==> flow/design.v <==
module counter_4_bit  
     (
         input  wire       clk          ,
         input  wire       rst          ,
         input  wire       enable       ,
		 output wire [3:0] count       
     );
reg [3:0] data ;
always @(posedge clk or negedge rst)
     begin
	     if(!rst)
	         begin			 
			     data <= 4'b0000 ; 	
			 end
	     else if (enable)
		     begin
                 data <= data + 4'b0001  ; 					     
	         end	
	 end
assign count =  data ;
endmodule
module ifft_add_sub  
     (
         input  wire  signed [15:0]  op_1       ,      
         input  wire  signed [15:0]  op_2       ,      
		 output wire  signed [15:0]  sum_out    ,      
		 output wire  signed [15:0]  sub_out           
     );
assign sum_out = op_1 + op_2 ;
assign sub_out = op_1 - op_2 ;
endmodule
module ifft_complex_multipier  
     (
         input  wire signed [15:0] op_1_real   ,
         input  wire signed [15:0] op_1_imag   ,
         input  wire signed [15:0] op_2_real   ,		 
         input  wire signed [15:0] op_2_imag   ,
         output wire signed [15:0] result_real ,
         output wire signed [15:0] result_imag 
     );
reg signed [31:0] op1r_x_op2r ;
reg signed [31:0] op1r_x_op2i ;
reg signed [31:0] op1i_x_op2r ;
reg signed [31:0] op1i_x_op2i ;
reg signed [31:0] o_r ;
reg signed [31:0] o_i ;
always @(*)
     begin	 
         op1r_x_op2r = op_1_real*op_2_real;  
         op1r_x_op2i = op_1_real*op_2_imag;  
         op1i_x_op2r = op_1_imag*op_2_real;  
         op1i_x_op2i = op_1_imag*op_2_imag; 
         o_r = op1r_x_op2r-op1i_x_op2i;  
         o_i = op1i_x_op2r+op1r_x_op2i;
	 end	 
assign result_real = o_r[25:10];
assign result_imag = o_i[25:10];
endmodule
module ifft_controller  
     (
         input  wire       clk               ,
         input  wire       rst               ,
         input  wire       enable            ,
		 input wire [3:0]  count             ,
         output reg        wr_enable_ram_3   ,
         output reg        wr_enable_ram_1_2 ,
         output reg        i_o_ctrl          ,       
		 output reg        ctrl              ,
         output reg        shift             ,
		 output reg        sel               ,       
		 output reg        count_en          ,       
		 output reg        done              ,    
		 output reg [3:0]  ram_1_rd_add      ,
         output reg [3:0]  ram_2_rd_add      ,
		 output reg [2:0]  ram_3_rd_add      ,
		 output reg [3:0]  ram_1_2_wr_add    ,
		 output reg [2:0]  ram_3_wr_add      ,
		 output reg [3:0]  rom_rd_add        
     );
localparam  [6:0] idle            = 7'b0000000,
                  phase_a         = 7'b0000001,
                  phase_b_1       = 7'b0000011,
                  phase_b_2       = 7'b0000010,
                  phase_b_3       = 7'b0000110,
                  phase_b_4       = 7'b0000111,
                  phase_b_5       = 7'b0000101,
                  phase_b_6       = 7'b0000100,
                  phase_b_7       = 7'b0001100,
                  phase_b_8       = 7'b0001101,
                  phase_b_9       = 7'b0001111,
                  phase_b_10      = 7'b0001110,
                  phase_b_11      = 7'b0001010,
                  phase_b_12      = 7'b0001011,
                  phase_b_13      = 7'b0001001,
                  phase_b_14      = 7'b0001000,
                  phase_b_15      = 7'b0011000,
                  phase_b_16      = 7'b0011001,
                  phase_c_1       = 7'b0011011,
                  phase_c_2       = 7'b0011010,
                  phase_c_3       = 7'b0011110,
                  phase_c_4       = 7'b0011111,
                  phase_c_5       = 7'b0011101,
                  phase_c_6       = 7'b0011100,
                  phase_c_7       = 7'b0010100,
                  phase_c_8       = 7'b0010101,
                  phase_c_9       = 7'b0010111,
                  phase_c_10      = 7'b0010110,
                  phase_c_11      = 7'b0010010,
                  phase_c_12      = 7'b0010011,
                  phase_c_13      = 7'b0010001,
                  phase_c_14      = 7'b0010000,
                  phase_c_15      = 7'b0110000,
                  phase_c_16      = 7'b0110001,
                  phase_d_1       = 7'b0110011,
                  phase_d_2       = 7'b0110010,
                  phase_d_3       = 7'b0110110,
                  phase_d_4       = 7'b0110111,
                  phase_d_5       = 7'b0110101,
                  phase_d_6       = 7'b0110100,
                  phase_d_7       = 7'b0111100,
                  phase_d_8       = 7'b0111101,
                  phase_d_9       = 7'b0111111,
                  phase_d_10      = 7'b0111110,
                  phase_d_11      = 7'b0111010,
                  phase_d_12      = 7'b0111011,
                  phase_d_13      = 7'b0111001,
                  phase_d_14      = 7'b0111000,
                  phase_d_15      = 7'b0101000,
                  phase_d_16      = 7'b0101001,
                  phase_e_1       = 7'b0101011,
                  phase_e_2       = 7'b0101010,
                  phase_e_3       = 7'b0101110,
                  phase_e_4       = 7'b0101111,
                  phase_e_5       = 7'b0101101,
                  phase_e_6       = 7'b0101100,
                  phase_e_7       = 7'b0100100,
                  phase_e_8       = 7'b0100101,
                  phase_e_9       = 7'b0100111,
                  phase_e_10      = 7'b0100110,
                  phase_e_11      = 7'b0100010,
                  phase_e_12      = 7'b0100011,
                  phase_e_13      = 7'b0100001,
                  phase_e_14      = 7'b0100000,
                  phase_e_15      = 7'b1100000,
                  phase_e_16      = 7'b1100001;	
reg         [6:0] current_state , next_state ;
always @(posedge clk or negedge rst)
     begin
	     if(!rst)
	         begin			 
			     current_state <= idle ; 	
			 end	    
	     else 
		     begin
			     current_state <= next_state ; 	
			 end 			 
	 end	 
always @(*)
     begin
         wr_enable_ram_3   = 1'b0 ;
         wr_enable_ram_1_2 = 1'b0 ;
         i_o_ctrl          = 1'b0 ;           
		 ctrl              = 1'b0 ;           
         shift             = 1'b0 ;
         count_en          = 1'b0 ;
		 sel               = 1'b0 ;           
		 done              = 1'b0 ;           
		 ram_1_rd_add      = 4'b0000 ;
         ram_2_rd_add      = 4'b0000 ;
		 ram_3_rd_add      = 3'b000  ;
		 ram_1_2_wr_add    = 4'b0000 ;
		 ram_3_wr_add      = 3'b000  ;
		 rom_rd_add        = 4'b0000  ;
	     case(current_state)
		     idle : 
			         begin
					     wr_enable_ram_3   = 1'b0 ;
					     wr_enable_ram_1_2 = 1'b0 ;
					     i_o_ctrl          = 1'b0 ;   
					     ctrl              = 1'b0 ;   
					     shift             = 1'b0 ;
					     count_en          = 1'b0 ;
					     sel               = 1'b0 ;   
					     done              = 1'b0 ;   
					     ram_1_rd_add      = 4'b0000 ;
					     ram_2_rd_add      = 4'b0000 ;
					     ram_3_rd_add      = 3'b000  ;
					     ram_1_2_wr_add    = 4'b0000 ;
					     ram_3_wr_add      = 3'b000  ;
						 rom_rd_add        = 4'b0000  ;
					 end
		     phase_a : 
			         begin
					     wr_enable_ram_1_2 = 1'b1 ;
					     i_o_ctrl          = 1'b1 ;   
					     shift             = 1'b1 ;
					     count_en          = 1'b1 ;
					     sel               = 1'b1 ;    
					 end					 
             phase_b_1 : 
			         begin
                         wr_enable_ram_3   = 1'b1 ;
                         wr_enable_ram_1_2 = 1'b1 ;  
                         ram_1_rd_add      = 4'b0000 ;
                         ram_2_rd_add      = 4'b1000 ;
                         ram_1_2_wr_add    = 4'b0000 ;
                         ram_3_wr_add      = 3'b000  ;
					 end
             phase_b_2 : 
			         begin
                         wr_enable_ram_3   = 1'b1 ;
                         wr_enable_ram_1_2 = 1'b1 ;  
                         ram_1_rd_add      = 4'b0001 ;
                         ram_2_rd_add      = 4'b1001 ;
                         ram_1_2_wr_add    = 4'b0001 ;
                         ram_3_wr_add      = 3'b001  ;
					 end
             phase_b_3 : 
			         begin
					     wr_enable_ram_3   = 1'b1 ;
						 wr_enable_ram_1_2 = 1'b1 ;  
						 ram_1_rd_add      = 4'b0010 ;
						 ram_2_rd_add      = 4'b1010 ;
						 ram_1_2_wr_add    = 4'b0010 ;
						 ram_3_wr_add      = 3'b010  ;
					 end
             phase_b_4 : 
			         begin
					     wr_enable_ram_3   = 1'b1 ;
						 wr_enable_ram_1_2 = 1'b1 ;  
						 ram_1_rd_add      = 4'b0011 ;
						 ram_2_rd_add      = 4'b1011 ;
						 ram_1_2_wr_add    = 4'b0011 ;
						 ram_3_wr_add      = 3'b011  ;
					 end
             phase_b_5 : 
			         begin
					     wr_enable_ram_3   = 1'b1 ;
						 wr_enable_ram_1_2 = 1'b1 ;  
						 ram_1_rd_add      = 4'b0100 ;
						 ram_2_rd_add      = 4'b1100 ;
						 ram_1_2_wr_add    = 4'b1000 ;
						 ram_3_wr_add      = 3'b100  ;
					 end
             phase_b_6 : 
			         begin
					     wr_enable_ram_3   = 1'b1 ;
						 wr_enable_ram_1_2 = 1'b1 ;  
						 ram_1_rd_add      = 4'b0101 ;
						 ram_2_rd_add      = 4'b1101 ;
						 ram_1_2_wr_add    = 4'b1001 ;
						 ram_3_wr_add      = 3'b101  ;					    
					 end
             phase_b_7 : 
			         begin						    
					     wr_enable_ram_3   = 1'b1 ;
						 wr_enable_ram_1_2 = 1'b1 ;  
						 ram_1_rd_add      = 4'b0110 ;
						 ram_2_rd_add      = 4'b1110 ;
						 ram_1_2_wr_add    = 4'b1010 ;
						 ram_3_wr_add      = 3'b110  ;					  		 
					 end
             phase_b_8 : 
			         begin
					     wr_enable_ram_3   = 1'b1 ;
						 wr_enable_ram_1_2 = 1'b1 ;  
						 ram_1_rd_add      = 4'b0111 ;
						 ram_2_rd_add      = 4'b1111 ;
						 ram_1_2_wr_add    = 4'b1011 ;
						 ram_3_wr_add      = 3'b111  ;	
					 end
             phase_b_9 : 
			         begin
						 wr_enable_ram_1_2 = 1'b1 ;
						 ctrl              = 1'b1 ;    
						 ram_3_rd_add      = 3'b000  ;
						 ram_1_2_wr_add    = 4'b0100 ;
						 rom_rd_add        = 4'b0000  ;
					 end
             phase_b_10 : 
			         begin
						 wr_enable_ram_1_2 = 1'b1 ;
						 ctrl              = 1'b1 ;    
						 ram_3_rd_add      = 3'b001  ;
						 ram_1_2_wr_add    = 4'b0101 ;
						 rom_rd_add        = 3'b001  ;
					 end
             phase_b_11 : 
			         begin
						 wr_enable_ram_1_2 = 1'b1 ;
						 ctrl              = 1'b1 ;    
						 ram_3_rd_add      = 3'b010  ;
						 ram_1_2_wr_add    = 4'b0110 ;
						 rom_rd_add        = 4'b0010  ;
					 end
             phase_b_12 : 
			         begin
						 wr_enable_ram_1_2 = 1'b1 ;
						 ctrl              = 1'b1 ;    
						 ram_3_rd_add      = 3'b011  ;
						 ram_1_2_wr_add    = 4'b0111 ;
						 rom_rd_add        = 4'b0011  ;
					 end
             phase_b_13 : 
			         begin
						 wr_enable_ram_1_2 = 1'b1 ;
						 ctrl              = 1'b1 ;    
						 ram_3_rd_add      = 3'b100  ;
						 ram_1_2_wr_add    = 4'b1100 ;
						 rom_rd_add        = 4'b0100  ;
					 end
             phase_b_14 : 
			         begin
						 wr_enable_ram_1_2 = 1'b1 ;
						 ctrl              = 1'b1 ;    
						 ram_3_rd_add      = 3'b101  ;
						 ram_1_2_wr_add    = 4'b1101 ;
						 rom_rd_add        = 4'b0101  ;				    
					 end
             phase_b_15 : 
			         begin
						 wr_enable_ram_1_2 = 1'b1 ;
						 ctrl              = 1'b1 ;    
						 ram_3_rd_add      = 3'b110  ;
						 ram_1_2_wr_add    = 4'b1110 ;
						 rom_rd_add        = 4'b0110  ;	
					 end
             phase_b_16 : 
			         begin
						 wr_enable_ram_1_2 = 1'b1 ;
						 ctrl              = 1'b1 ;    
						 ram_3_rd_add      = 3'b111  ;
						 ram_1_2_wr_add    = 4'b1111 ;
						 rom_rd_add        = 4'b0111  ;	
					 end
             phase_c_1 : 
			         begin
                         wr_enable_ram_3   = 1'b1 ;
                         wr_enable_ram_1_2 = 1'b1 ;  
                         ram_1_rd_add      = 4'b0000 ;
                         ram_2_rd_add      = 4'b1000 ;
                         ram_1_2_wr_add    = 4'b0000 ;
                         ram_3_wr_add      = 3'b000  ;					     
					 end
             phase_c_2 : 
			         begin
                         wr_enable_ram_3   = 1'b1 ;
                         wr_enable_ram_1_2 = 1'b1 ;  
                         ram_1_rd_add      = 4'b0001 ;
                         ram_2_rd_add      = 4'b1001 ;
                         ram_1_2_wr_add    = 4'b0001 ;
                         ram_3_wr_add      = 3'b001  ;						    
					 end
             phase_c_3 : 
			         begin
                         wr_enable_ram_3   = 1'b1 ;
                         wr_enable_ram_1_2 = 1'b1 ;  
                         ram_1_rd_add      = 4'b0010 ;
                         ram_2_rd_add      = 4'b1010 ;
                         ram_1_2_wr_add    = 4'b1000 ;
                         ram_3_wr_add      = 3'b010  ;						    
					 end
             phase_c_4 : 
			         begin
                         wr_enable_ram_3   = 1'b1 ;
                         wr_enable_ram_1_2 = 1'b1 ;  
                         ram_1_rd_add      = 4'b0011 ;
                         ram_2_rd_add      = 4'b1011 ;
                         ram_1_2_wr_add    = 4'b1001 ;
                         ram_3_wr_add      = 3'b011  ;
					 end
             phase_c_5 :                                           
			         begin
						 wr_enable_ram_1_2 = 1'b1 ;
						 ctrl              = 1'b1 ;    
						 ram_3_rd_add      = 3'b000  ;
						 ram_1_2_wr_add    = 4'b0010 ;
						 rom_rd_add        = 4'b1000  ;						    
					 end
             phase_c_6 : 
			         begin
						 wr_enable_ram_1_2 = 1'b1 ;
						 ctrl              = 1'b1 ;    
						 ram_3_rd_add      = 3'b001  ;
						 ram_1_2_wr_add    = 4'b0011 ;
						 rom_rd_add        = 4'b1001  ;						    
					 end
             phase_c_7 : 
			         begin
						 wr_enable_ram_1_2 = 1'b1 ;
						 ctrl              = 1'b1 ;    
						 ram_3_rd_add      = 3'b010  ;
						 ram_1_2_wr_add    = 4'b1010 ;
						 rom_rd_add        = 4'b1010  ;						    
					 end
             phase_c_8 : 
			         begin
						 wr_enable_ram_1_2 = 1'b1 ;
						 ctrl              = 1'b1 ;    
						 ram_3_rd_add      = 3'b011  ;
						 ram_1_2_wr_add    = 4'b1011 ;
						 rom_rd_add        = 4'b1011  ;						    
					 end
             phase_c_9 :                                   
			         begin
                         wr_enable_ram_3   = 1'b1 ;
                         wr_enable_ram_1_2 = 1'b1 ;  
                         ram_1_rd_add      = 4'b0100 ;
                         ram_2_rd_add      = 4'b1100 ;
                         ram_1_2_wr_add    = 4'b0100 ;
                         ram_3_wr_add      = 3'b000  ;					    
					 end
             phase_c_10 : 
			         begin
                         wr_enable_ram_3   = 1'b1 ;
                         wr_enable_ram_1_2 = 1'b1 ;  
                         ram_1_rd_add      = 4'b0101 ;
                         ram_2_rd_add      = 4'b1101 ;
                         ram_1_2_wr_add    = 4'b0101 ;
                         ram_3_wr_add      = 3'b001  ;						    
					 end
             phase_c_11 : 
			         begin
                         wr_enable_ram_3   = 1'b1 ;
                         wr_enable_ram_1_2 = 1'b1 ;  
                         ram_1_rd_add      = 4'b0110 ;
                         ram_2_rd_add      = 4'b1110 ;
                         ram_1_2_wr_add    = 4'b1100 ;
                         ram_3_wr_add      = 3'b010  ;						    
					 end
             phase_c_12 : 
			         begin
                         wr_enable_ram_3   = 1'b1 ;
                         wr_enable_ram_1_2 = 1'b1 ;  
                         ram_1_rd_add      = 4'b0111 ;
                         ram_2_rd_add      = 4'b1111 ;
                         ram_1_2_wr_add    = 4'b1101 ;
                         ram_3_wr_add      = 3'b011  ;						    
					 end
             phase_c_13 : 
			         begin
						 wr_enable_ram_1_2 = 1'b1 ;
						 ctrl              = 1'b1 ;    
						 ram_3_rd_add      = 3'b000  ;
						 ram_1_2_wr_add    = 4'b0110 ;
						 rom_rd_add        = 4'b1000  ;							    
					 end
             phase_c_14 : 
			         begin
						 wr_enable_ram_1_2 = 1'b1 ;
						 ctrl              = 1'b1 ;    
						 ram_3_rd_add      = 3'b001  ;
						 ram_1_2_wr_add    = 4'b0111 ;
						 rom_rd_add        = 4'b1001  ;						    
					 end
             phase_c_15 : 
			         begin
						 wr_enable_ram_1_2 = 1'b1 ;
						 ctrl              = 1'b1 ;    
						 ram_3_rd_add      = 3'b010  ;
						 ram_1_2_wr_add    = 4'b1110 ;
						 rom_rd_add        = 4'b1010  ;						    
					 end
             phase_c_16 : 
			         begin
						 wr_enable_ram_1_2 = 1'b1 ;
						 ctrl              = 1'b1 ;    
						 ram_3_rd_add      = 3'b011  ;
						 ram_1_2_wr_add    = 4'b1111 ;
						 rom_rd_add        = 4'b1011  ;						    
					 end
             phase_d_1 :                                        
			         begin
                         wr_enable_ram_3   = 1'b1 ;
                         wr_enable_ram_1_2 = 1'b1 ;  
                         ram_1_rd_add      = 4'b0000 ;
                         ram_2_rd_add      = 4'b1000 ;
                         ram_1_2_wr_add    = 4'b0000 ;
                         ram_3_wr_add      = 3'b000  ;
					 end
             phase_d_2 : 
			         begin
                         wr_enable_ram_3   = 1'b1 ;
                         wr_enable_ram_1_2 = 1'b1 ;  
                         ram_1_rd_add      = 4'b0001 ;
                         ram_2_rd_add      = 4'b1001 ;
                         ram_1_2_wr_add    = 4'b1000 ;
                         ram_3_wr_add      = 3'b001  ;					    
					 end
             phase_d_3 : 
			         begin
						 wr_enable_ram_1_2 = 1'b1 ;
						 ctrl              = 1'b1 ;    
						 ram_3_rd_add      = 3'b000  ;
						 ram_1_2_wr_add    = 4'b0001;
						 rom_rd_add        = 4'b1100  ;						    
					 end
             phase_d_4 : 
			         begin
						 wr_enable_ram_1_2 = 1'b1 ;
						 ctrl              = 1'b1 ;    
						 ram_3_rd_add      = 3'b001  ;
						 ram_1_2_wr_add    = 4'b1001 ;
						 rom_rd_add        = 4'b1101  ;						    
					 end
             phase_d_5 :                                          
			         begin
					     wr_enable_ram_3   = 1'b1 ;
						 wr_enable_ram_1_2 = 1'b1 ;  
						 ram_1_rd_add      = 4'b0010 ;
						 ram_2_rd_add      = 4'b1010 ;
						 ram_1_2_wr_add    = 4'b0010 ;
						 ram_3_wr_add      = 3'b000  ;	 
					 end
             phase_d_6 : 
			         begin
					     wr_enable_ram_3   = 1'b1 ;
						 wr_enable_ram_1_2 = 1'b1 ;  
						 ram_1_rd_add      = 4'b0011 ;
						 ram_2_rd_add      = 4'b1011 ;
						 ram_1_2_wr_add    = 4'b1010 ;
						 ram_3_wr_add      = 3'b001  ;						    					  		 
					 end
             phase_d_7 : 
			         begin
						 wr_enable_ram_1_2 = 1'b1 ;
						 ctrl              = 1'b1 ;    
						 ram_3_rd_add      = 3'b000 ;
						 ram_1_2_wr_add    = 4'b0011 ;
						 rom_rd_add        = 4'b1100  ;						    
					 end
             phase_d_8 : 
			         begin
						 wr_enable_ram_1_2 = 1'b1 ;
						 ctrl              = 1'b1 ;    
						 ram_3_rd_add      = 3'b001 ;
						 ram_1_2_wr_add    = 4'b1011 ;
						 rom_rd_add        = 4'b1101  ;						    					  		 
					 end
             phase_d_9 :                                              
			         begin
					     wr_enable_ram_3   = 1'b1 ;
						 wr_enable_ram_1_2 = 1'b1 ;  
						 ram_1_rd_add      = 4'b0100 ;
						 ram_2_rd_add      = 4'b1100 ;
						 ram_1_2_wr_add    = 4'b0100 ;
						 ram_3_wr_add      = 3'b000  ;						    
					 end
             phase_d_10 : 
			         begin
					     wr_enable_ram_3   = 1'b1 ;
						 wr_enable_ram_1_2 = 1'b1 ;  
						 ram_1_rd_add      = 4'b0101 ;
						 ram_2_rd_add      = 4'b1101 ;
						 ram_1_2_wr_add    = 4'b1100 ;
						 ram_3_wr_add      = 3'b001  ;					    
					 end
             phase_d_11 : 
			         begin
						 wr_enable_ram_1_2 = 1'b1 ;
						 ctrl              = 1'b1 ;    
						 ram_3_rd_add      = 3'b000 ;
						 ram_1_2_wr_add    = 4'b0101 ;
						 rom_rd_add        = 4'b1100  ;						    
					 end
             phase_d_12 : 
			         begin
						 wr_enable_ram_1_2 = 1'b1 ;
						 ctrl              = 1'b1 ;    
						 ram_3_rd_add      = 3'b001 ;
						 ram_1_2_wr_add    = 4'b1101 ;
						 rom_rd_add        = 4'b1101  ;	
					 end
             phase_d_13 :                                          
			         begin
					     wr_enable_ram_3   = 1'b1 ;
						 wr_enable_ram_1_2 = 1'b1 ;  
						 ram_1_rd_add      = 4'b0110 ;
						 ram_2_rd_add      = 4'b1110 ;
						 ram_1_2_wr_add    = 4'b0110 ;
						 ram_3_wr_add      = 3'b000  ;						    					  		 
					 end
             phase_d_14 : 
			         begin
					     wr_enable_ram_3   = 1'b1 ;
						 wr_enable_ram_1_2 = 1'b1 ;  
						 ram_1_rd_add      = 4'b0111 ;
						 ram_2_rd_add      = 4'b1111 ;
						 ram_1_2_wr_add    = 4'b1110 ;
						 ram_3_wr_add      = 3'b001  ;						    					  		 
					 end
             phase_d_15 : 
			         begin
						 wr_enable_ram_1_2 = 1'b1 ;
						 ctrl              = 1'b1 ;    
						 ram_3_rd_add      = 3'b000 ;
						 ram_1_2_wr_add    = 4'b0111 ;
						 rom_rd_add        = 4'b1100  ;						    
					 end
             phase_d_16 : 
			         begin
						 wr_enable_ram_1_2 = 1'b1 ;
						 ctrl              = 1'b1 ;    
						 ram_3_rd_add      = 3'b001 ;
						 ram_1_2_wr_add    = 4'b1111 ;
						 rom_rd_add        = 4'b1101  ;						    					  		 
					 end
             phase_e_1 :                                                     
			         begin
					     wr_enable_ram_3   = 1'b1 ;
						 ram_1_rd_add      = 4'b0000 ;
						 ram_2_rd_add      = 4'b1000 ;
						 ram_3_wr_add      = 3'b000  ;
						 done              = 1'b1 ;						 
					 end
             phase_e_2 : 
			         begin
						 ctrl              = 1'b1 ;    
						 ram_3_rd_add      = 3'b000 ;
						 rom_rd_add        = 4'b1110  ;	
						 done              = 1'b1 ;						 
					 end
             phase_e_3 : 
			         begin
					     wr_enable_ram_3   = 1'b1 ;
						 ram_1_rd_add      = 4'b0001 ;
						 ram_2_rd_add      = 4'b1001 ;
						 ram_3_wr_add      = 3'b000  ;	
						 done              = 1'b1 ;						 
					 end
             phase_e_4 : 
			         begin
						 ctrl              = 1'b1 ;    
						 ram_3_rd_add      = 3'b000 ;
						 rom_rd_add        = 4'b1110  ;	
						 done              = 1'b1 ;						 
					 end
             phase_e_5 : 
			         begin
					     wr_enable_ram_3   = 1'b1 ;
						 ram_1_rd_add      = 4'b0010 ;
						 ram_2_rd_add      = 4'b1010 ;
						 ram_3_wr_add      = 3'b000  ;	
						 done              = 1'b1 ;						 
					 end
             phase_e_6 : 
			         begin
						 ctrl              = 1'b1 ;    
						 ram_3_rd_add      = 3'b000 ;
						 rom_rd_add        = 4'b1110  ;	
						 done              = 1'b1 ;						 
					 end
             phase_e_7 : 
			         begin
					     wr_enable_ram_3   = 1'b1 ;
						 ram_1_rd_add      = 4'b0011 ;
						 ram_2_rd_add      = 4'b1011;
						 ram_3_wr_add      = 3'b000  ;	
						 done              = 1'b1 ;						 
					 end
             phase_e_8 : 
			         begin
						 ctrl              = 1'b1 ;    
						 ram_3_rd_add      = 3'b000 ;
						 rom_rd_add        = 4'b1110  ;	
						 done              = 1'b1 ;						 
					 end
             phase_e_9 : 
			         begin
					     wr_enable_ram_3   = 1'b1 ;
						 ram_1_rd_add      = 4'b0100 ;
						 ram_2_rd_add      = 4'b1100 ;
						 ram_3_wr_add      = 3'b000  ;	
						 done              = 1'b1 ;						 
					 end
             phase_e_10 : 
			         begin
						 ctrl              = 1'b1 ;    
						 ram_3_rd_add      = 3'b000 ;
						 rom_rd_add        = 4'b1110  ;	
						 done              = 1'b1 ;						 
					 end
             phase_e_11 : 
			         begin
					     wr_enable_ram_3   = 1'b1 ;
						 ram_1_rd_add      = 4'b0101 ;
						 ram_2_rd_add      = 4'b1101 ;
						 ram_3_wr_add      = 3'b000  ;	
						 done              = 1'b1 ;						 
					 end
             phase_e_12 : 
			         begin
						 ctrl              = 1'b1 ;    
						 ram_3_rd_add      = 3'b000 ;
						 rom_rd_add        = 4'b1110  ;	
						 done              = 1'b1 ;						 
					 end
             phase_e_13 : 
			         begin
					     wr_enable_ram_3   = 1'b1 ;
						 ram_1_rd_add      = 4'b0110 ;
						 ram_2_rd_add      = 4'b1110 ;
						 ram_3_wr_add      = 3'b000  ;	
						 done              = 1'b1 ;						 
					 end
             phase_e_14 : 
			         begin
						 ctrl              = 1'b1 ;    
						 ram_3_rd_add      = 3'b000 ;
						 rom_rd_add        = 4'b1110  ;	
						 done              = 1'b1 ;						 
					 end
             phase_e_15 : 
			         begin
					     wr_enable_ram_3   = 1'b1 ;
						 ram_1_rd_add      = 4'b0111 ;
						 ram_2_rd_add      = 4'b1111 ;
						 ram_3_wr_add      = 3'b000  ;	
						 done              = 1'b1 ;			
						 done              = 1'b1 ;						 
					 end
             phase_e_16 : 
			         begin
						 ctrl              = 1'b1 ;    
						 ram_3_rd_add      = 3'b000 ;
						 rom_rd_add        = 4'b1110  ;
						 done              = 1'b1 ;						 
					 end				 
             default :
			 	     begin
					     wr_enable_ram_3   = 1'b0 ;
					     wr_enable_ram_1_2 = 1'b0 ;
					     i_o_ctrl          = 1'b0 ;   
					     ctrl              = 1'b0 ;   
					     shift             = 1'b0 ;
					     count_en          = 1'b0 ;
					     sel               = 1'b0 ;   
					     done              = 1'b0 ;   
					     ram_1_rd_add      = 4'b0000 ;
					     ram_2_rd_add      = 4'b0000 ;
					     ram_3_rd_add      = 3'b000  ;
					     ram_1_2_wr_add    = 4'b0000 ;
					     ram_3_wr_add      = 3'b000  ;
					     rom_rd_add        = 3'b000  ;
					 end						 
		 endcase
     end		 
always @(*)
     begin
	     case(current_state)
		     idle : 
			         begin
					     if (enable==1'b1)
					         begin
					 	  	     next_state = phase_a ;			 							 
					         end
					     else 
						     begin
							     next_state = idle ;							 							 
							 end					 
					 end
		     phase_a : 
			         begin
					     if (count == 4'b1111)
					         begin
					 	  	     next_state = phase_b_1 ;			 	  					 
					         end
					     else 
						     begin
							     next_state = phase_a ;							 							 
							 end					 
					 end					 
             phase_b_1 : 
			         begin
					 	 next_state = phase_b_2 ;			 							 
					 end
             phase_b_2 : 
			         begin
					 	 next_state = phase_b_3 ;			 							 
					 end
             phase_b_3 : 
			         begin
					 	 next_state = phase_b_4 ;			 							 
					 end
             phase_b_4 : 
			         begin
					 	 next_state = phase_b_5 ;			 							 
					 end
             phase_b_5 : 
			         begin
					 	 next_state = phase_b_6 ;			 							 
					 end
             phase_b_6 : 
			         begin
					 	 next_state = phase_b_7 ;			 							 
					 end
             phase_b_7 : 
			         begin
					 	 next_state = phase_b_8 ;			 							 
					 end
             phase_b_8 : 
			         begin
					 	 next_state = phase_b_9 ;			 							 
					 end
             phase_b_9 : 
			         begin
					 	 next_state = phase_b_10 ;			 							 
					 end
             phase_b_10 : 
			         begin
					 	 next_state = phase_b_11 ;			 							 
					 end
             phase_b_11 : 
			         begin
					 	 next_state = phase_b_12 ;			 							 
					 end
             phase_b_12 : 
			         begin
					 	 next_state = phase_b_13 ;			 							 
					 end
             phase_b_13 : 
			         begin
					 	 next_state = phase_b_14 ;			 							 
					 end
             phase_b_14 : 
			         begin
					 	 next_state = phase_b_15 ;			 							 
					 end
             phase_b_15 : 
			         begin
					 	 next_state = phase_b_16 ;			 							 
					 end
             phase_b_16 : 
			         begin
					 	 next_state = phase_c_1 ;		                 							 
					 end
             phase_c_1 : 
			         begin
					 	 next_state = phase_c_2 ;			 							 
					 end
             phase_c_2 : 
			         begin
					 	 next_state = phase_c_3 ;			 							 
					 end
             phase_c_3 : 
			         begin
					 	 next_state = phase_c_4 ;			 							 
					 end
             phase_c_4 : 
			         begin
					 	 next_state = phase_c_5 ;			 							 
					 end
             phase_c_5 : 
			         begin
					 	 next_state = phase_c_6 ;			 							 
					 end
             phase_c_6 : 
			         begin
					 	 next_state = phase_c_7 ;			 							 
					 end
             phase_c_7 : 
			         begin
					 	 next_state = phase_c_8 ;			 							 
					 end
             phase_c_8 : 
			         begin
					 	 next_state = phase_c_9 ;			 							 
					 end
             phase_c_9 : 
			         begin
					 	 next_state = phase_c_10 ;			 							 
					 end
             phase_c_10 : 
			         begin
					 	 next_state = phase_c_11 ;			 							 
					 end
             phase_c_11 : 
			         begin
					 	 next_state = phase_c_12 ;			 							 
					 end
             phase_c_12 : 
			         begin
					 	 next_state = phase_c_13 ;			 							 
					 end
             phase_c_13 : 
			         begin
					 	 next_state = phase_c_14 ;			 							 
					 end
             phase_c_14 : 
			         begin
					 	 next_state = phase_c_15 ;			 							 
					 end
             phase_c_15 : 
			         begin
					 	 next_state = phase_c_16 ;			 							 
					 end
             phase_c_16 : 
			         begin
					 	 next_state = phase_d_1 ;			 							 
					 end
             phase_d_1 : 
			         begin
					 	 next_state = phase_d_2 ;			 							 
					 end
             phase_d_2 : 
			         begin
					 	 next_state = phase_d_3 ;			 							 
					 end
             phase_d_3 : 
			         begin
					 	 next_state = phase_d_4 ;			 							 
					 end
             phase_d_4 : 
			         begin
					 	 next_state = phase_d_5 ;			 							 
					 end
             phase_d_5 : 
			         begin
					 	 next_state = phase_d_6 ;			 							 
					 end
             phase_d_6 : 
			         begin
					 	 next_state = phase_d_7 ;			 							 
					 end
             phase_d_7 : 
			         begin
					 	 next_state = phase_d_8 ;			 							 
					 end
             phase_d_8 : 
			         begin
					 	 next_state = phase_d_9 ;			 							 
					 end
             phase_d_9 : 
			         begin
					 	 next_state = phase_d_10 ;			 							 
					 end
             phase_d_10 : 
			         begin
					 	 next_state = phase_d_11 ;			 							 
					 end
             phase_d_11 : 
			         begin
					 	 next_state = phase_d_12 ;			 							 
					 end
             phase_d_12 : 
			         begin
					 	 next_state = phase_d_13 ;			 							 
					 end
             phase_d_13 : 
			         begin
					 	 next_state = phase_d_14 ;			 							 
					 end
             phase_d_14 : 
			         begin
					 	 next_state = phase_d_15 ;			 							 
					 end
             phase_d_15 : 
			         begin
					 	 next_state = phase_d_16 ;			 							 
					 end
             phase_d_16 : 
			         begin
					 	 next_state = phase_e_1 ;			 							 
					 end
             phase_e_1 : 
			         begin
					 	 next_state = phase_e_2 ;			 							 
					 end
             phase_e_2 : 
			         begin
					 	 next_state = phase_e_3 ;			 							 
					 end
             phase_e_3 : 
			         begin
					 	 next_state = phase_e_4 ;			 							 
					 end
             phase_e_4 : 
			         begin
					 	 next_state = phase_e_5 ;			 							 
					 end
             phase_e_5 : 
			         begin
					 	 next_state = phase_e_6 ;			 							 
					 end
             phase_e_6 : 
			         begin
					 	 next_state = phase_e_7 ;			 							 
					 end
             phase_e_7 : 
			         begin
					 	 next_state = phase_e_8 ;			 							 
					 end
             phase_e_8 : 
			         begin
					 	 next_state = phase_e_9 ;			 							 
					 end
             phase_e_9 : 
			         begin
					 	 next_state = phase_e_10 ;			 							 
					 end
             phase_e_10 : 
			         begin
					 	 next_state = phase_e_11 ;			 							 
					 end
             phase_e_11 : 
			         begin
					 	 next_state = phase_e_12 ;			 							 
					 end
             phase_e_12 : 
			         begin
					 	 next_state = phase_e_13 ;			 							 
					 end
             phase_e_13 : 
			         begin
					 	 next_state = phase_e_14 ;			 							 
					 end
             phase_e_14 : 
			         begin
					 	 next_state = phase_e_15 ;			 							 
					 end
             phase_e_15 : 
			         begin
					 	 next_state = phase_e_16 ;			 							 
					 end
             phase_e_16 : 
			         begin
					 	 next_state = idle ;			 							 
					 end					 
             default :
			 	     begin
				         next_state = idle ;			 							 
					 end						 
		 endcase
	 end			 
endmodule
module ifft_mux  
     (
         input  wire [15:0] in_0,
         input  wire [15:0] in_1,
         input  wire        sel ,
         output reg  [15:0] out 
     );
always @(*)
     begin
	     case(sel)
			 2'b0:  
			     begin
				     out = in_0;
				 end
			 2'b1:  
			     begin
				     out = in_1;
				 end
         endcase		 
	 end	 
endmodule
module ifft_mux_add  
     (
         input  wire [3:0] in_0,
         input  wire [3:0] in_1,
         input  wire        sel ,
         output reg  [3:0] out 
     );
always @(*)
     begin
	     case(sel)
			 2'b0:  
			     begin
				     out = in_0;
				 end
			 2'b1:  
			     begin
				     out = in_1;
				 end
         endcase		 
	 end	 
endmodule
module ifft_p2s  
     (
	     input   wire           clk      ,
	     input   wire           rst      ,
	     input   wire           wr_en    ,
	     input   wire           shift    ,
		 input   wire  [3:0]    count    ,   
         input   wire  [15:0]   in_0     ,
         input   wire  [15:0]   in_1     ,
         input   wire  [15:0]   in_2     ,
         input   wire  [15:0]   in_3     ,
         input   wire  [15:0]   in_4     ,
         input   wire  [15:0]   in_5     ,
         input   wire  [15:0]   in_6     ,
         input   wire  [15:0]   in_7     ,
         input   wire  [15:0]   in_8     ,
         input   wire  [15:0]   in_9     ,
         input   wire  [15:0]   in_10    ,
         input   wire  [15:0]   in_11    ,
		 output  wire  [15:0]   data_out     
     );
reg    [15:0] r_0     ;
reg    [15:0] r_1     ;
reg    [15:0] r_2     ;
reg    [15:0] r_3     ;
reg    [15:0] r_4     ;
reg    [15:0] r_5     ;
reg    [15:0] r_6     ;
reg    [15:0] r_7     ;
reg    [15:0] r_8     ;
reg    [15:0] r_9     ;
reg    [15:0] r_10    ;
reg    [15:0] r_11    ;
always @(posedge clk or negedge rst )
     begin
	     if(!rst)
		     begin
			     r_0   <= 16'h0000;
				 r_1   <= 16'h0000;
				 r_2   <= 16'h0000;
				 r_3   <= 16'h0000;
				 r_4   <= 16'h0000;
				 r_5   <= 16'h0000;
				 r_6   <= 16'h0000;
				 r_7   <= 16'h0000;
				 r_8   <= 16'h0000;
				 r_9   <= 16'h0000;
				 r_10  <= 16'h0000;
				 r_11  <= 16'h0000;
			 end
         else if(shift)
		     begin         
			     r_0   <= r_1      ;
			     r_1   <= r_2      ;
			     r_2   <= r_3      ;
			     r_3   <= r_4      ;
			     r_4   <= r_5      ;
			     r_5   <= r_6      ;
			     r_6   <= r_7      ;
			     r_7   <= r_8      ;
			     r_8   <= r_9      ;
			     r_9   <= r_10     ;
			     r_10  <= r_11     ;
			     r_11  <= 16'h0000 ;
             end			 
	     else if(wr_en) 
		     begin
 			     r_0   <= in_0 ;
			     r_1   <= in_1 ;
			     r_2   <= in_2 ;
			     r_3   <= in_3 ;
			     r_4   <= in_4 ;
			     r_5   <= in_5 ;
			     r_6   <= in_6 ;
			     r_7   <= in_7 ;
			     r_8   <= in_8 ;
			     r_9   <= in_9 ;
			     r_10  <= in_10;
			     r_11  <= in_11;	
			 end	
	 end	 
assign data_out = r_0 ;
endmodule
module ifft_ram  
    #( 
	     parameter DATA_WIDTH = 16, 
	     parameter ADDR_WIDTH = 4, 
	     parameter DEPTH      = 16
     )
     (
         input   wire                        clk                       ,
         input   wire                        rst                       ,
         input   wire                        wr_en                     ,
         input   wire  [ADDR_WIDTH-1:0]      rd_add                    ,
         input   wire  [ADDR_WIDTH-1:0]      wr_add                    ,
		   input   wire  [DATA_WIDTH-1:0]      data_in                   ,
		   output  wire   [DATA_WIDTH-1:0]      data_out                  
     );
reg   [DATA_WIDTH-1:0] mem [2**ADDR_WIDTH-1:0];
always @(posedge clk )
     begin
         if(wr_en) 
		     begin
 			     mem[wr_add] <= data_in ;
			 end				 
	 end	 
			assign	  data_out  = mem [rd_add] ;
endmodule
module ifft_tf_rom  
     (
         input  wire  [3 :0]   rd_add    ,
		 output reg   [15:0]   data_out_imag ,
		 output reg   [15:0]   data_out_real
     );
always @(*)
     begin
	     case(rd_add)
             4'b0000: data_out_imag=16'b0000000000000000;     
             4'b0001: data_out_imag=16'b0000000110000111;     
             4'b0010: data_out_imag=16'b0000001011010100;     
             4'b0011: data_out_imag=16'b0000001110110010;     
             4'b0100: data_out_imag=16'b0000010000000000;     
             4'b0101: data_out_imag=16'b0000001110110010;     
             4'b0110: data_out_imag=16'b0000001011010100;     
             4'b0111: data_out_imag=16'b0000000110000111;     
             4'b1000: data_out_imag=16'b0000000000000000;     
             4'b1001: data_out_imag=16'b0000001011010100;     
             4'b1010: data_out_imag=16'b0000010000000000;     
             4'b1011: data_out_imag=16'b0000001011010100;     
             4'b1100: data_out_imag=16'b0000000000000000;     
             4'b1101: data_out_imag=16'b0000010000000000;     
             4'b1110: data_out_imag=16'b0000000000000000;     
			 default: data_out_imag=16'b0000000000000000;     
         endcase    
	 end
always @(*)
     begin
	     case(rd_add)
             4'b0000: data_out_real=16'b0000010000000000;     
             4'b0001: data_out_real=16'b0000001110110010;     
             4'b0010: data_out_real=16'b0000001011010100;     
             4'b0011: data_out_real=16'b0000000110000111;     
             4'b0100: data_out_real=16'b0000000000000000;     
             4'b0101: data_out_real=16'b1111111001111000;     
             4'b0110: data_out_real=16'b1111110100101011;     
             4'b0111: data_out_real=16'b1111110001001101;     
             4'b1000: data_out_real=16'b0000010000000000;     
             4'b1001: data_out_real=16'b0000001011010100;     
             4'b1010: data_out_real=16'b0000000000000000;     
             4'b1011: data_out_real=16'b1111110100101011;     
             4'b1100: data_out_real=16'b0000010000000000;     
             4'b1101: data_out_real=16'b0000000000000000;     
             4'b1110: data_out_real=16'b0000010000000000;     
			 default: data_out_real=16'b0000000000000000;     
         endcase    
	 end
endmodule
module ifft_top 
     (
         input   wire           clk           ,                 
         input   wire           rst           ,                 
		 input   wire           ifft_enable   ,                 
		 input   wire  [15:0]   in_0_real     ,                 
         input   wire  [15:0]   in_1_real     ,                 
         input   wire  [15:0]   in_2_real     ,                 
         input   wire  [15:0]   in_3_real     ,                 
         input   wire  [15:0]   in_4_real     ,                 
         input   wire  [15:0]   in_5_real     ,                 
         input   wire  [15:0]   in_6_real     ,                 
         input   wire  [15:0]   in_7_real     ,                 
         input   wire  [15:0]   in_8_real     ,                 
         input   wire  [15:0]   in_9_real     ,                 
         input   wire  [15:0]   in_10_real    ,                 
         input   wire  [15:0]   in_11_real    ,                 
		 input   wire  [15:0]   in_0_imag     ,                 
         input   wire  [15:0]   in_1_imag     ,                 
         input   wire  [15:0]   in_2_imag     ,                 
         input   wire  [15:0]   in_3_imag     ,                 
         input   wire  [15:0]   in_4_imag     ,                 
         input   wire  [15:0]   in_5_imag     ,                 
         input   wire  [15:0]   in_6_imag     ,                 
         input   wire  [15:0]   in_7_imag     ,                 
         input   wire  [15:0]   in_8_imag     ,                 
         input   wire  [15:0]   in_9_imag     ,                 
         input   wire  [15:0]   in_10_imag    ,                 
         input   wire  [15:0]   in_11_imag    ,                 
		 output  wire  [15:0]   ifft_out_real ,                 
		 output  wire  [15:0]   ifft_out_imag ,                 
		 output  wire           finish                          
     );
wire [15:0] w_1 ;                                           
wire [15:0] w_2 ;                                           
wire [15:0] w_3 ;                                           
wire [15:0] w_4 ;                                           
wire [15:0] w_5 ;                                           
wire [15:0] w_6 ;                                           
wire [15:0] w_7 ;                                           
wire [15:0] w_8 ;                                           
wire [15:0] w_9 ;                                           
wire [15:0] w_10 ;                                          
wire [15:0] w_11;                                           
wire [15:0] w_12 ;                                          
wire [15:0] w_13;                                           
wire [15:0] w_14 ;                                          
wire [15:0] w_15;                                           
wire [15:0] w_16 ;                                          
wire [15:0] w_17;                                           
wire [15:0] w_18 ;                                          
wire [15:0] w_19;                                           
wire [15:0] w_20 ;                                          
wire [3:0]  wr_add_ram_1_2;                                 
wire [3:0]  wr_add_ctrl ;                                   
wire [3:0]  count ;                                         
wire [3:0]  ram_1_rd_add ;                                  
wire [3:0]  ram_2_rd_add ;                                  
wire [3:0]  rom_rd_add   ;                                  
wire [2:0]  ram_3_rd_add ;                                  
wire [2:0]  ram_3_wr_add ;                                  
wire        shift ;                                         
wire        sel ;                                           
wire        ctrl ;                                          
wire        count_en ;                                      
wire        wr_enable_ram_3  ;                              
wire        wr_enable_ram_1_2;                              
wire        i_o_ctrl ;                                      
ifft_controller  control_unit
     (
         .clk               (clk) ,
         .rst               (rst) ,
         .enable            (ifft_enable) ,
		 .count             (count) ,
         .wr_enable_ram_3   (wr_enable_ram_3) ,
         .wr_enable_ram_1_2 (wr_enable_ram_1_2) ,
         .i_o_ctrl          (i_o_ctrl) ,       
		 .ctrl              (ctrl) ,
         .shift             (shift) ,
		 .sel               (sel) ,            
		 .count_en          (count_en) ,       
		 .done              (finish) ,      
		 .ram_1_rd_add      (ram_1_rd_add) ,
         .ram_2_rd_add      (ram_2_rd_add) ,
		 .ram_3_rd_add      (ram_3_rd_add) ,
		 .ram_1_2_wr_add    (wr_add_ctrl) ,
		 .ram_3_wr_add      (ram_3_wr_add) ,
		 .rom_rd_add        (rom_rd_add) 
     );
ifft_add_sub   butterfly_real 
     (
         .op_1    (w_9)   ,      
         .op_2    (w_11)  ,      
		 .sum_out (w_17)  ,      
		 .sub_out (w_18)         
     );
ifft_add_sub   butterfly_imag 
     (
         .op_1    (w_10)  ,      
         .op_2    (w_12)  ,      
		 .sum_out (w_19)  ,      
		 .sub_out (w_20)         
     );
ifft_complex_multipier  complex_multipier
     (
         .op_1_real   (w_13),
         .op_1_imag   (w_14),
         .op_2_real   (w_7),		 
         .op_2_imag   (w_8),
         .result_real (w_15),
         .result_imag (w_16)
     );
ifft_tf_rom  rom_tf
     (
         .rd_add        (rom_rd_add),
		 .data_out_imag (w_8),
		 .data_out_real (w_7)
     );
ifft_ram   
    #( 
	     .DATA_WIDTH(16) , 
	     .ADDR_WIDTH(4 ) , 
	     .DEPTH     (16) 
     )
	 ram_1_real
     (
         .clk       (clk)   ,
         .rst       (rst)   ,
         .wr_en     (wr_enable_ram_1_2)   ,
         .rd_add    (ram_1_rd_add)   ,
         .wr_add    (wr_add_ram_1_2)   ,
		 .data_in   (w_3)   ,
		 .data_out  (w_9)   
     );
ifft_ram   
    #( 
	     .DATA_WIDTH(16) , 
	     .ADDR_WIDTH(4 ) , 
	     .DEPTH     (16) 
     )
	 ram_1_imag
     (
         .clk       (clk)   ,
         .rst       (rst)   ,
         .wr_en     (wr_enable_ram_1_2)   ,
         .rd_add    (ram_1_rd_add)   ,
         .wr_add    (wr_add_ram_1_2)   ,
		 .data_in   (w_4)   ,
		 .data_out  (w_10)   
     );
ifft_ram   
    #( 
	     .DATA_WIDTH(16) , 
	     .ADDR_WIDTH(4 ) , 
	     .DEPTH     (16) 
     )
	 ram_2_real
     (
         .clk       (clk)   ,
         .rst       (rst)   ,
         .wr_en     (wr_enable_ram_1_2)   ,
         .rd_add    (ram_2_rd_add)   ,
         .wr_add    (wr_add_ram_1_2)   ,
		 .data_in   (w_3)   ,
		 .data_out  (w_11)   
     );
ifft_ram   
    #( 
	     .DATA_WIDTH(16) , 
	     .ADDR_WIDTH(4 ) , 
	     .DEPTH     (16) 
     )
	 ram_2_imag
     (
         .clk       (clk)   ,
         .rst       (rst)   ,
         .wr_en     (wr_enable_ram_1_2)   ,
         .rd_add    (ram_2_rd_add)   ,
         .wr_add    (wr_add_ram_1_2)   ,
		 .data_in   (w_4)   ,
		 .data_out  (w_12)   
     );
ifft_ram   
    #( 
	     .DATA_WIDTH(16) , 
	     .ADDR_WIDTH(3 ) , 
	     .DEPTH     (16) 
     )
	 ram_3_real
     (
         .clk       (clk)   ,
         .rst       (rst)   ,
         .wr_en     (wr_enable_ram_3)   ,
         .rd_add    (ram_3_rd_add)   ,
         .wr_add    (ram_3_wr_add)   ,
		 .data_in   (w_18)   ,
		 .data_out  (w_13)   
     );
ifft_ram   
    #( 
	     .DATA_WIDTH(16) , 
	     .ADDR_WIDTH(3 ) , 
	     .DEPTH     (16) 
     )
	 ram_3_imag
     (
         .clk       (clk)   ,
         .rst       (rst)   ,
         .wr_en     (wr_enable_ram_3)   ,
         .rd_add    (ram_3_rd_add)   ,
         .wr_add    (ram_3_wr_add)   ,
		 .data_in   (w_20)   ,
		 .data_out  (w_14)   
     );
ifft_p2s  p2s_real
     (
	     .clk      (clk),
	     .rst      (rst),
	     .wr_en    (ifft_enable),
	     .shift    (shift),
		 .count    (count),   
         .in_0     (in_0_real ),
         .in_1     (in_1_real ),
         .in_2     (in_2_real ),
         .in_3     (in_3_real ),
         .in_4     (in_4_real ),
         .in_5     (in_5_real ),
         .in_6     (in_6_real ),
         .in_7     (in_7_real ),
         .in_8     (in_8_real ),
         .in_9     (in_9_real ),
         .in_10    (in_10_real),
         .in_11    (in_11_real),
		 .data_out (w_1)    
     );
ifft_p2s  p2s_imag
     (
	     .clk      (clk),
	     .rst      (rst),
	     .wr_en    (ifft_enable),
	     .shift    (shift),
		 .count    (count),   
         .in_0     (in_0_imag ),
         .in_1     (in_1_imag ),
         .in_2     (in_2_imag ),
         .in_3     (in_3_imag ),
         .in_4     (in_4_imag ),
         .in_5     (in_5_imag ),
         .in_6     (in_6_imag ),
         .in_7     (in_7_imag ),
         .in_8     (in_8_imag ),
         .in_9     (in_9_imag ),
         .in_10    (in_10_imag),
         .in_11    (in_11_imag),
		 .data_out (w_2)    
     );
counter_4_bit  counter_phase_a
     (
         .clk      (clk)         ,
         .rst      (rst)         ,
         .enable   (count_en)    ,
		 .count    (count)   
     );
ifft_mux_add   wr_address_mux_ram_1
     (
         .in_0 (wr_add_ctrl) ,
         .in_1 (count) ,
         .sel  (sel) ,
         .out  (wr_add_ram_1_2)
     );
ifft_mux  input_mux_real
     (
         .in_0 (w_5),
         .in_1 (w_1),
         .sel  (i_o_ctrl),
         .out  (w_3)
     );
ifft_mux  input_mux_imag
     (
         .in_0 (w_6),
         .in_1 (w_2),
         .sel  (i_o_ctrl),
         .out  (w_4)
     );	 
ifft_mux  ctrl_mux_real
     (
         .in_0 (w_17),
         .in_1 (w_15),
         .sel  (ctrl),
         .out  (w_5)
     );
ifft_mux  ctrl_mux_imag
     (
         .in_0 (w_19),
         .in_1 (w_16),
         .sel  (ctrl),
         .out  (w_6)
     );	 
assign ifft_out_real = w_3 ;                                           
assign ifft_out_imag = w_4 ;                                           
endmodule
Wiki page: ifft_top / tool data

From RTL to reports: ifft_top. Tool output for the design above before and after an edit, in the order of the flow. "before" refers to lines of the RTL above, "after" to lines of the edited file. "change" is "after" less "before", of the values as shown; "relative change" is that difference over "before", in percent. Not given: -

Top module: ifft_top. Clock input: clk. Standard-cell library: sky130hd. Timing corner: tt_025C_1v80.

Diff. Unified diff, file above to edited file. This change comes from a script, not from a designer. The edited design behaves differently; no optimisation was intended.

```diff
@@ -49,5 +49,5 @@
          op1r_x_op2r = op_1_real*op_2_real;  
          op1r_x_op2i = op_1_real*op_2_imag;  
-         op1i_x_op2r = op_1_imag*op_2_real;  
+         op1i_x_op2r = op_1_imag+op_2_real;  
          op1i_x_op2i = op_1_imag*op_2_imag; 
          o_r = op1r_x_op2r-op1i_x_op2i;  
```

After elaboration. Yosys after proc, flatten, opt, wreduce and memory -nomap, before mapping. Memory bits, and registers merged into a memory's read port (data or address), are not among the register bits. Print and check cells are not counted. Yosys's memory passes give these memory sizes; they may raise the number of words (mostly to a power of two), join words into wider ones and drop unused or constant bits.

Bit counts: output and inout port bits (before 33, after 33, change 0, relative change 0.00%); memory cells (before 9, after 9, change 0, relative change 0.00%); memory bits (read-only) (before 4128, after 4128, change 0, relative change 0.00%); bits of input ports (before 387, after 387, change 0, relative change 0.00%); memory bits (writable) (before 1280, after 1280, change 0, relative change 0.00%); cells after elaboration (before 180, after 180, change 0, relative change 0.00%); bits in registers (before 395, after 395, change 0, relative change 0.00%).

Operators by class: multiply operators (before 4, after 3, change -1, relative change -25.00%); bitwise gates (word level) (before 3, after 3, change 0, relative change 0.00%); equal/unequal tests (before 65, after 65, change 0, relative change 0.00%); add/sub/neg operators (before 7, after 8, change +1, relative change +14.29%); reduce/logical cells (before 2, after 2, change 0, relative change 0.00%); mux-type cells (before 64, after 64, change 0, relative change 0.00%).

Memories: words x width with read and write ports (before 128x29 r1 w0; 16x16 r1 w0; ram_1_imag.mem 16x16 r1 w1; ram_1_real.mem 16x16 r1 w1; (+5), after 128x29 r1 w0; 16x16 r1 w0; ram_1_imag.mem 16x16 r1 w1; ram_1_real.mem 16x16 r1 w1; (+5)).

A list marked (+n) leaves out that many cells.

Operators with widths: multiplier 16 x 16 -> 26 bit (before 4, after 3, change -1, relative change -25.00%); adder 16 x 16 -> 17 bit (before 0, after 1, change +1); two-way mux 16 bit (before 52, after 52, change 0, relative change 0.00%); equality test 7 x 6 -> 1 bit with constant B (before 32, after 32, change 0, relative change 0.00%); equality test 7 x 5 -> 1 bit with constant B (before 16, after 16, change 0, relative change 0.00%); equality test 7 x 4 -> 1 bit with constant B (before 8, after 8, change 0, relative change 0.00%); equality test 7 x 3 -> 1 bit with constant B (before 4, after 4, change 0, relative change 0.00%); case mux 16 bit (select 2 bit) (before 4, after 4, change 0, relative change 0.00%); two-way mux 1 bit (before 3, after 3, change 0, relative change 0.00%); NOT 1 bit (before 3, after 3, change 0, relative change 0.00%); adder 16 bit (before 2, after 2, change 0, relative change 0.00%); equality test 7 x 2 -> 1 bit with constant B (before 2, after 2, change 0, relative change 0.00%).

The list need not be complete.

Longest topological paths. Depth = most cells in a row (Yosys ltp): at word level without a register or memory, in the mapped netlist without a sequential cell, where the memories' decode and read muxes count.

Logic depth: word-level depth (before 5, after 5, change 0, relative change 0.00%); ABC_AREA (before 0, after 0); depth in mapped cells (before 48, after 48, change 0, relative change 0.00%); depth with buffers taken out (before 41, after 44, change +3, relative change +7.32%).

After synthesis. The flow's flattened synthesis, as Yosys stat reports it; memories are mapped. The netlist is that of the ABC_AREA named above (0 if unset); the other value can give another one.

Synthesis totals: flip-flop cells (before 1163, after 1163, change 0, relative change 0.00%); buffer cells (before 404, after 315, change -89, relative change -22.03%); chip area (Yosys) (mm²) (before 0.0807024, after 0.0732302, change -0.0074722, relative change -9.26%); cells in the netlist (before 7677, after 6408, change -1269, relative change -16.53%); sequential part of the area (mm²) (before 0.0329466, after 0.0329466, change 0.0000000, relative change 0.00%).

Cells by type: sky130_fd_sc_hd__nand2_1 (before 1167, after 538, change -629, relative change -53.90%); sky130_fd_sc_hd__o21ai_0 (before 479, after 87, change -392, relative change -81.84%); sky130_fd_sc_hd__a21oi_1 (before 127, after 493, change +366, relative change +288.19%); sky130_fd_sc_hd__fa_1 (before 764, after 537, change -227, relative change -29.71%); sky130_fd_sc_hd__nand3_1 (before 360, after 169, change -191, relative change -53.06%); sky130_fd_sc_hd__inv_1 (before 1041, after 851, change -190, relative change -18.25%); sky130_fd_sc_hd__nor2_1 (before 528, after 705, change +177, relative change +33.52%); sky130_fd_sc_hd__mux4_2 (before 2, after 130, change +128, relative change +6400.00%); sky130_fd_sc_hd__clkbuf_1 (before 335, after 239, change -96, relative change -28.66%); sky130_fd_sc_hd__or2_2 (before 93, after 7, change -86, relative change -92.47%).

The list need not be complete. By module: a second synthesis without flattening, with its own total; a netlist apart from the flattened one above.

Second synthesis, totals: cells (unflattened synthesis) (before 8164, after 7339, change -825, relative change -10.11%); area (unflattened synthesis) (mm²) (before 0.106332, after 0.0987247, change -0.0076073, relative change -7.15%).

Each row is one instance without its submodules.

Modules, before: ifft_ram (cells 416, area 0.0097218 mm², sequential area 0.0076874 mm², times used 4); ifft_complex_multipier (cells 3639, area 0.0332169 mm², sequential area 0 mm², times used 1); ifft_p2s (cells 815, area 0.0088385 mm², sequential area 0.0048046 mm², times used 2); ifft_ram (cells 198, area 0.0049735 mm², sequential area 0.0038437 mm², times used 2); ifft_add_sub (cells 219, area 0.0015627 mm², sequential area 0 mm², times used 2); ifft_controller (cells 239, area 0.0017242 mm², sequential area 0.0001752 mm², times used 1); ifft_mux (cells 18, area 0.000249 mm², sequential area 0 mm², times used 4).

before: Modules not listed: 4.

Modules, after: ifft_ram (cells 416, area 0.0097218 mm², sequential area 0.0076874 mm², times used 4); ifft_complex_multipier (cells 2814, area 0.0256096 mm², sequential area 0 mm², times used 1); ifft_p2s (cells 815, area 0.0088385 mm², sequential area 0.0048046 mm², times used 2); ifft_ram (cells 198, area 0.0049735 mm², sequential area 0.0038437 mm², times used 2); ifft_add_sub (cells 219, area 0.0015627 mm², sequential area 0 mm², times used 2); ifft_controller (cells 239, area 0.0017242 mm², sequential area 0.0001752 mm², times used 1); ifft_mux (cells 18, area 0.000249 mm², sequential area 0 mm², times used 4).

after: Modules not listed: 4.

Timing after synthesis. Path of least setup slack by OpenSTA after synthesis, without wires, with an ideal clock, recovery checks aside; 20% of the period is set as input and as output delay. Where synthesis merged equal registers, the netlist keeps one of their names.

Timing path after synthesis: kind (before reg-to-output, after reg-to-output); from (before reg control_unit.current_state[1], after reg control_unit.current_state[2]); to (before out ifft_out_real[14], after out ifft_out_real[14]); output delay (ps) (before 2720, after 2720, change 0, relative change 0.00%); arrival time (ps) (before 10963, after 10730, change -233, relative change -2.13%); clock period (ps) (before 13600, after 13600, change 0, relative change 0.00%); time at the first pin (ps) (before 0, after 0, change 0); setup slack (ps) (before -83, after 150, change +233); stages on the path (before 45, after 44, change -1, relative change -2.22%); path delay (ps) (before 10963, after 10730, change -233, relative change -2.13%); synthesis period reached (ps) (before 13683, after 13450, change -233, relative change -1.70%).

"path delay" is the arrival time less input delay plus setup time. A path that ends at an output port has no setup time. "stages on the path": output pins that drive a net of the path, with the launching flip-flop's if there is one; two outputs of one cell count as two. "synthesis period reached" = period - worst setup slack (recovery checks aside). The figure is calculated, with input and output delays left at 20% of the set period. Between the ends stands the longest chain of elaborated cells between them, by number of cells; it is not shown to be the way that was timed. Of several equally long chains one is given. Each line given opens the expression or statement behind the cell; cells for indexed reads and writes are added by Yosys, which also makes memories of some case tables. A memory read counts as a cell of the chain, while the word-level depth stops at memories.

Between the ends, after synthesis, before:
Path through: sky130_fd_sc_hd__dfrtp_1 sky130_fd_sc_hd__clkbuf_1 sky130_fd_sc_hd__inv_1 sky130_fd_sc_hd__ha_1 sky130_fd_sc_hd__clkbuf_1 sky130_fd_sc_hd__nand2b_1 sky130_fd_sc_hd__a311oi_1 sky130_fd_sc_hd__a211oi_4 [29 not listed] sky130_fd_sc_hd__a21oi_1 sky130_fd_sc_hd__nand2_1 sky130_fd_sc_hd__o21bai_2 sky130_fd_sc_hd__a221oi_2 sky130_fd_sc_hd__o21ai_1 sky130_fd_sc_hd__xor2_1 sky130_fd_sc_hd__mux2i_1 sky130_fd_sc_hd__a21oi_1. The entry for cells in the longest elaborated chain reads 6.

Ends and longest elaborated chain, after synthesis, before: from (decl) (RTL line 146) `reg         [6:0] current_state , next_state ;`; from (assign) (RTL line 151) `current_state <= idle ;`; from (assign) (RTL line 155) `current_state <= next_state ;`; memory read (128 x 29 bit) (RTL line 174) `case(current_state)`; memory read (8 x 16 bit) (RTL line 1176) `reg   [DATA_WIDTH-1:0] mem [2**ADDR_WIDTH-1:0];`; multiplier 16 x 16 -> 26 bit (RTL line 49) `op1r_x_op2r = op_1_real*op_2_real;`; subtractor 26 bit (RTL line 53) `o_r = op1r_x_op2r-op1i_x_op2i;`; case mux 16 bit (select 2 bit) x2 (RTL line 1045) `case(sel)`; to (decl) (RTL line 1264) `output wire [15:0] ifft_out_real ,`.

Between the ends, after synthesis, after:
Path through: sky130_fd_sc_hd__dfrtp_1 sky130_fd_sc_hd__buf_2 sky130_fd_sc_hd__buf_2 sky130_fd_sc_hd__buf_1 sky130_fd_sc_hd__inv_1 sky130_fd_sc_hd__ha_1 sky130_fd_sc_hd__mux2_4 sky130_fd_sc_hd__a211o_1 [28 not listed] sky130_fd_sc_hd__a21o_1 sky130_fd_sc_hd__a21oi_1 sky130_fd_sc_hd__o211ai_1 sky130_fd_sc_hd__a41o_1 sky130_fd_sc_hd__a311oi_2 sky130_fd_sc_hd__and3b_1 sky130_fd_sc_hd__o21ai_1 sky130_fd_sc_hd__a31oi_1. The entry for cells in the longest elaborated chain reads 6.

Ends and longest elaborated chain, after synthesis, after: from (decl) (RTL line 146) `reg         [6:0] current_state , next_state ;`; from (assign) (RTL line 151) `current_state <= idle ;`; from (assign) (RTL line 155) `current_state <= next_state ;`; memory read (128 x 29 bit) (RTL line 174) `case(current_state)`; memory read (8 x 16 bit) (RTL line 1176) `reg   [DATA_WIDTH-1:0] mem [2**ADDR_WIDTH-1:0];`; multiplier 16 x 16 -> 26 bit (RTL line 49) `op1r_x_op2r = op_1_real*op_2_real;`; subtractor 26 bit (RTL line 53) `o_r = op1r_x_op2r-op1i_x_op2i;`; case mux 16 bit (select 2 bit) x2 (RTL line 1045) `case(sel)`; to (decl) (RTL line 1264) `output wire [15:0] ifft_out_real ,`.

Path in the finished layout. Path of least setup slack in the final report of each run of pair 1 (OpenROAD, finished layout, wires in). Where an end is a register, its clock arrival counts in the times. The path's times are printed in steps of 10 ps; the period is the one set.

Timing path post-layout: kind (before reg-to-output, after reg-to-output); from (before reg control_unit.current_state[2], after reg control_unit.current_state[2]); to (before out ifft_out_real[4], after out ifft_out_real[4]); arrival time (ps) (before 10660, after 10770, change +110, relative change +1.03%); clock period (ps) (before 13600, after 13600, change 0, relative change 0.00%); stages on the path (before 43, after 45, change +2, relative change +4.65%); setup slack (ps) (before 220, after 110, change -110); time at the first pin (ps) (before 710, after 760, change +50, relative change +7.04%); output delay (ps) (before 2720, after 2720, change 0, relative change 0.00%).

Between the ends stands the longest chain of elaborated cells between them, by number of cells; it is not shown to be the way that was timed. Of several equally long chains one is given. A memory read counts as a cell of the chain, while the word-level depth stops at memories.

Between the ends, post-layout, before:
Path through: sky130_fd_sc_hd__dfrtp_1 sky130_fd_sc_hd__buf_6 sky130_fd_sc_hd__xnor2_4 sky130_fd_sc_hd__mux2_4 sky130_fd_sc_hd__a211oi_4 sky130_fd_sc_hd__buf_6 sky130_fd_sc_hd__inv_8 sky130_fd_sc_hd__buf_12 [27 not listed] sky130_fd_sc_hd__o21a_1 sky130_fd_sc_hd__o21a_1 sky130_fd_sc_hd__o31a_1 sky130_fd_sc_hd__a22oi_1 sky130_fd_sc_hd__buf_4 sky130_fd_sc_hd__a21oi_1 sky130_fd_sc_hd__buf_4 sky130_fd_sc_hd__clkdlybuf4s50_1. The entry for cells in the longest elaborated chain reads 6.

Ends and longest elaborated chain, post-layout, before: from (decl) (RTL line 146) `reg         [6:0] current_state , next_state ;`; from (assign) (RTL line 151) `current_state <= idle ;`; from (assign) (RTL line 155) `current_state <= next_state ;`; memory read (128 x 29 bit) (RTL line 174) `case(current_state)`; memory read (8 x 16 bit) (RTL line 1176) `reg   [DATA_WIDTH-1:0] mem [2**ADDR_WIDTH-1:0];`; multiplier 16 x 16 -> 26 bit (RTL line 49) `op1r_x_op2r = op_1_real*op_2_real;`; subtractor 26 bit (RTL line 53) `o_r = op1r_x_op2r-op1i_x_op2i;`; case mux 16 bit (select 2 bit) x2 (RTL line 1045) `case(sel)`; to (decl) (RTL line 1264) `output wire [15:0] ifft_out_real ,`.

Between the ends, post-layout, after:
Path through: sky130_fd_sc_hd__dfrtp_2 sky130_fd_sc_hd__inv_4 sky130_fd_sc_hd__ha_1 sky130_fd_sc_hd__buf_4 sky130_fd_sc_hd__nand3b_1 sky130_fd_sc_hd__o31a_1 sky130_fd_sc_hd__a311oi_2 sky130_fd_sc_hd__buf_4 [29 not listed] sky130_fd_sc_hd__a21oi_1 sky130_fd_sc_hd__nor2b_2 sky130_fd_sc_hd__xnor2_2 sky130_fd_sc_hd__buf_6 sky130_fd_sc_hd__o21ai_0 sky130_fd_sc_hd__a21oi_1 sky130_fd_sc_hd__buf_4 sky130_fd_sc_hd__clkdlybuf4s50_1. The entry for cells in the longest elaborated chain reads 6.

Ends and longest elaborated chain, post-layout, after: from (decl) (RTL line 146) `reg         [6:0] current_state , next_state ;`; from (assign) (RTL line 151) `current_state <= idle ;`; from (assign) (RTL line 155) `current_state <= next_state ;`; memory read (128 x 29 bit) (RTL line 174) `case(current_state)`; memory read (8 x 16 bit) (RTL line 1176) `reg   [DATA_WIDTH-1:0] mem [2**ADDR_WIDTH-1:0];`; multiplier 16 x 16 -> 26 bit (RTL line 49) `op1r_x_op2r = op_1_real*op_2_real;`; subtractor 26 bit (RTL line 53) `o_r = op1r_x_op2r-op1i_x_op2i;`; case mux 16 bit (select 2 bit) x2 (RTL line 1045) `case(sel)`; to (decl) (RTL line 1264) `output wire [15:0] ifft_out_real ,`.

Measured runs. Both versions went through the flow (Yosys, OpenROAD) with the same settings in each pair. Constraints: input delay and output delay 20% of the set period each, output load 0.01 pF.

Flow settings, pair 1:
The entry for period_ns reads 13.6. CAP_MARGIN: 20. For CORE_MARGIN the number is 2. The entry for CORE_UTILIZATION reads 40. For SLEW_MARGIN the number is 20.

Final reports, pair 1: summed negative setup slack (ps) (before 0, after 0, change 0); worst setup slack after layout (ps) (before 218, after 111, change -107); total design power (µW) (before 7407, after 7496, change +89, relative change +1.20%); overall die area (mm²) (before 0.205363, after 0.186516, change -0.018847, relative change -9.18%); standard-cell area after layout (mm²) (before 0.0958619, after 0.086553, change -0.0093089, relative change -9.71%); synthesized cell area (mm²) (before 0.0807024, after 0.0732302, change -0.0074722, relative change -9.26%).

Flow settings, pair 2:
Under ABC_AREA stands 0. CAP_MARGIN: 25. The entry for CELL_PAD_IN_SITES_DETAIL_PLACEMENT reads 2. The entry for CORE_UTILIZATION reads 20. CTS_CLUSTER_DIAMETER: 392. GPL_ROUTABILITY_DRIVEN: 1. PLACE_DENSITY_LB_ADDON: 0.0. Under SETUP_SLACK_MARGIN stands -1.48. The entry for period_ns reads 20.0. For CORE_MARGIN the number is 2. For SLEW_MARGIN the number is 20.

Final reports, pair 2: summed negative setup slack (ps) (before 0, after 0, change 0); worst setup slack after layout (ps) (before 1053, after 1503, change +450); total design power (µW) (before 5728, after 5655, change -73, relative change -1.27%); overall die area (mm²) (before 0.408609, after 0.371009, change -0.037600, relative change -9.20%); standard-cell area after layout (mm²) (before 0.0977713, after 0.0892081, change -0.0085632, relative change -8.76%); synthesized cell area (mm²) (before 0.0807024, after 0.0732302, change -0.0074722, relative change -9.26%).

"total design power" is the tool's figure for a default switching activity; nothing was simulated.
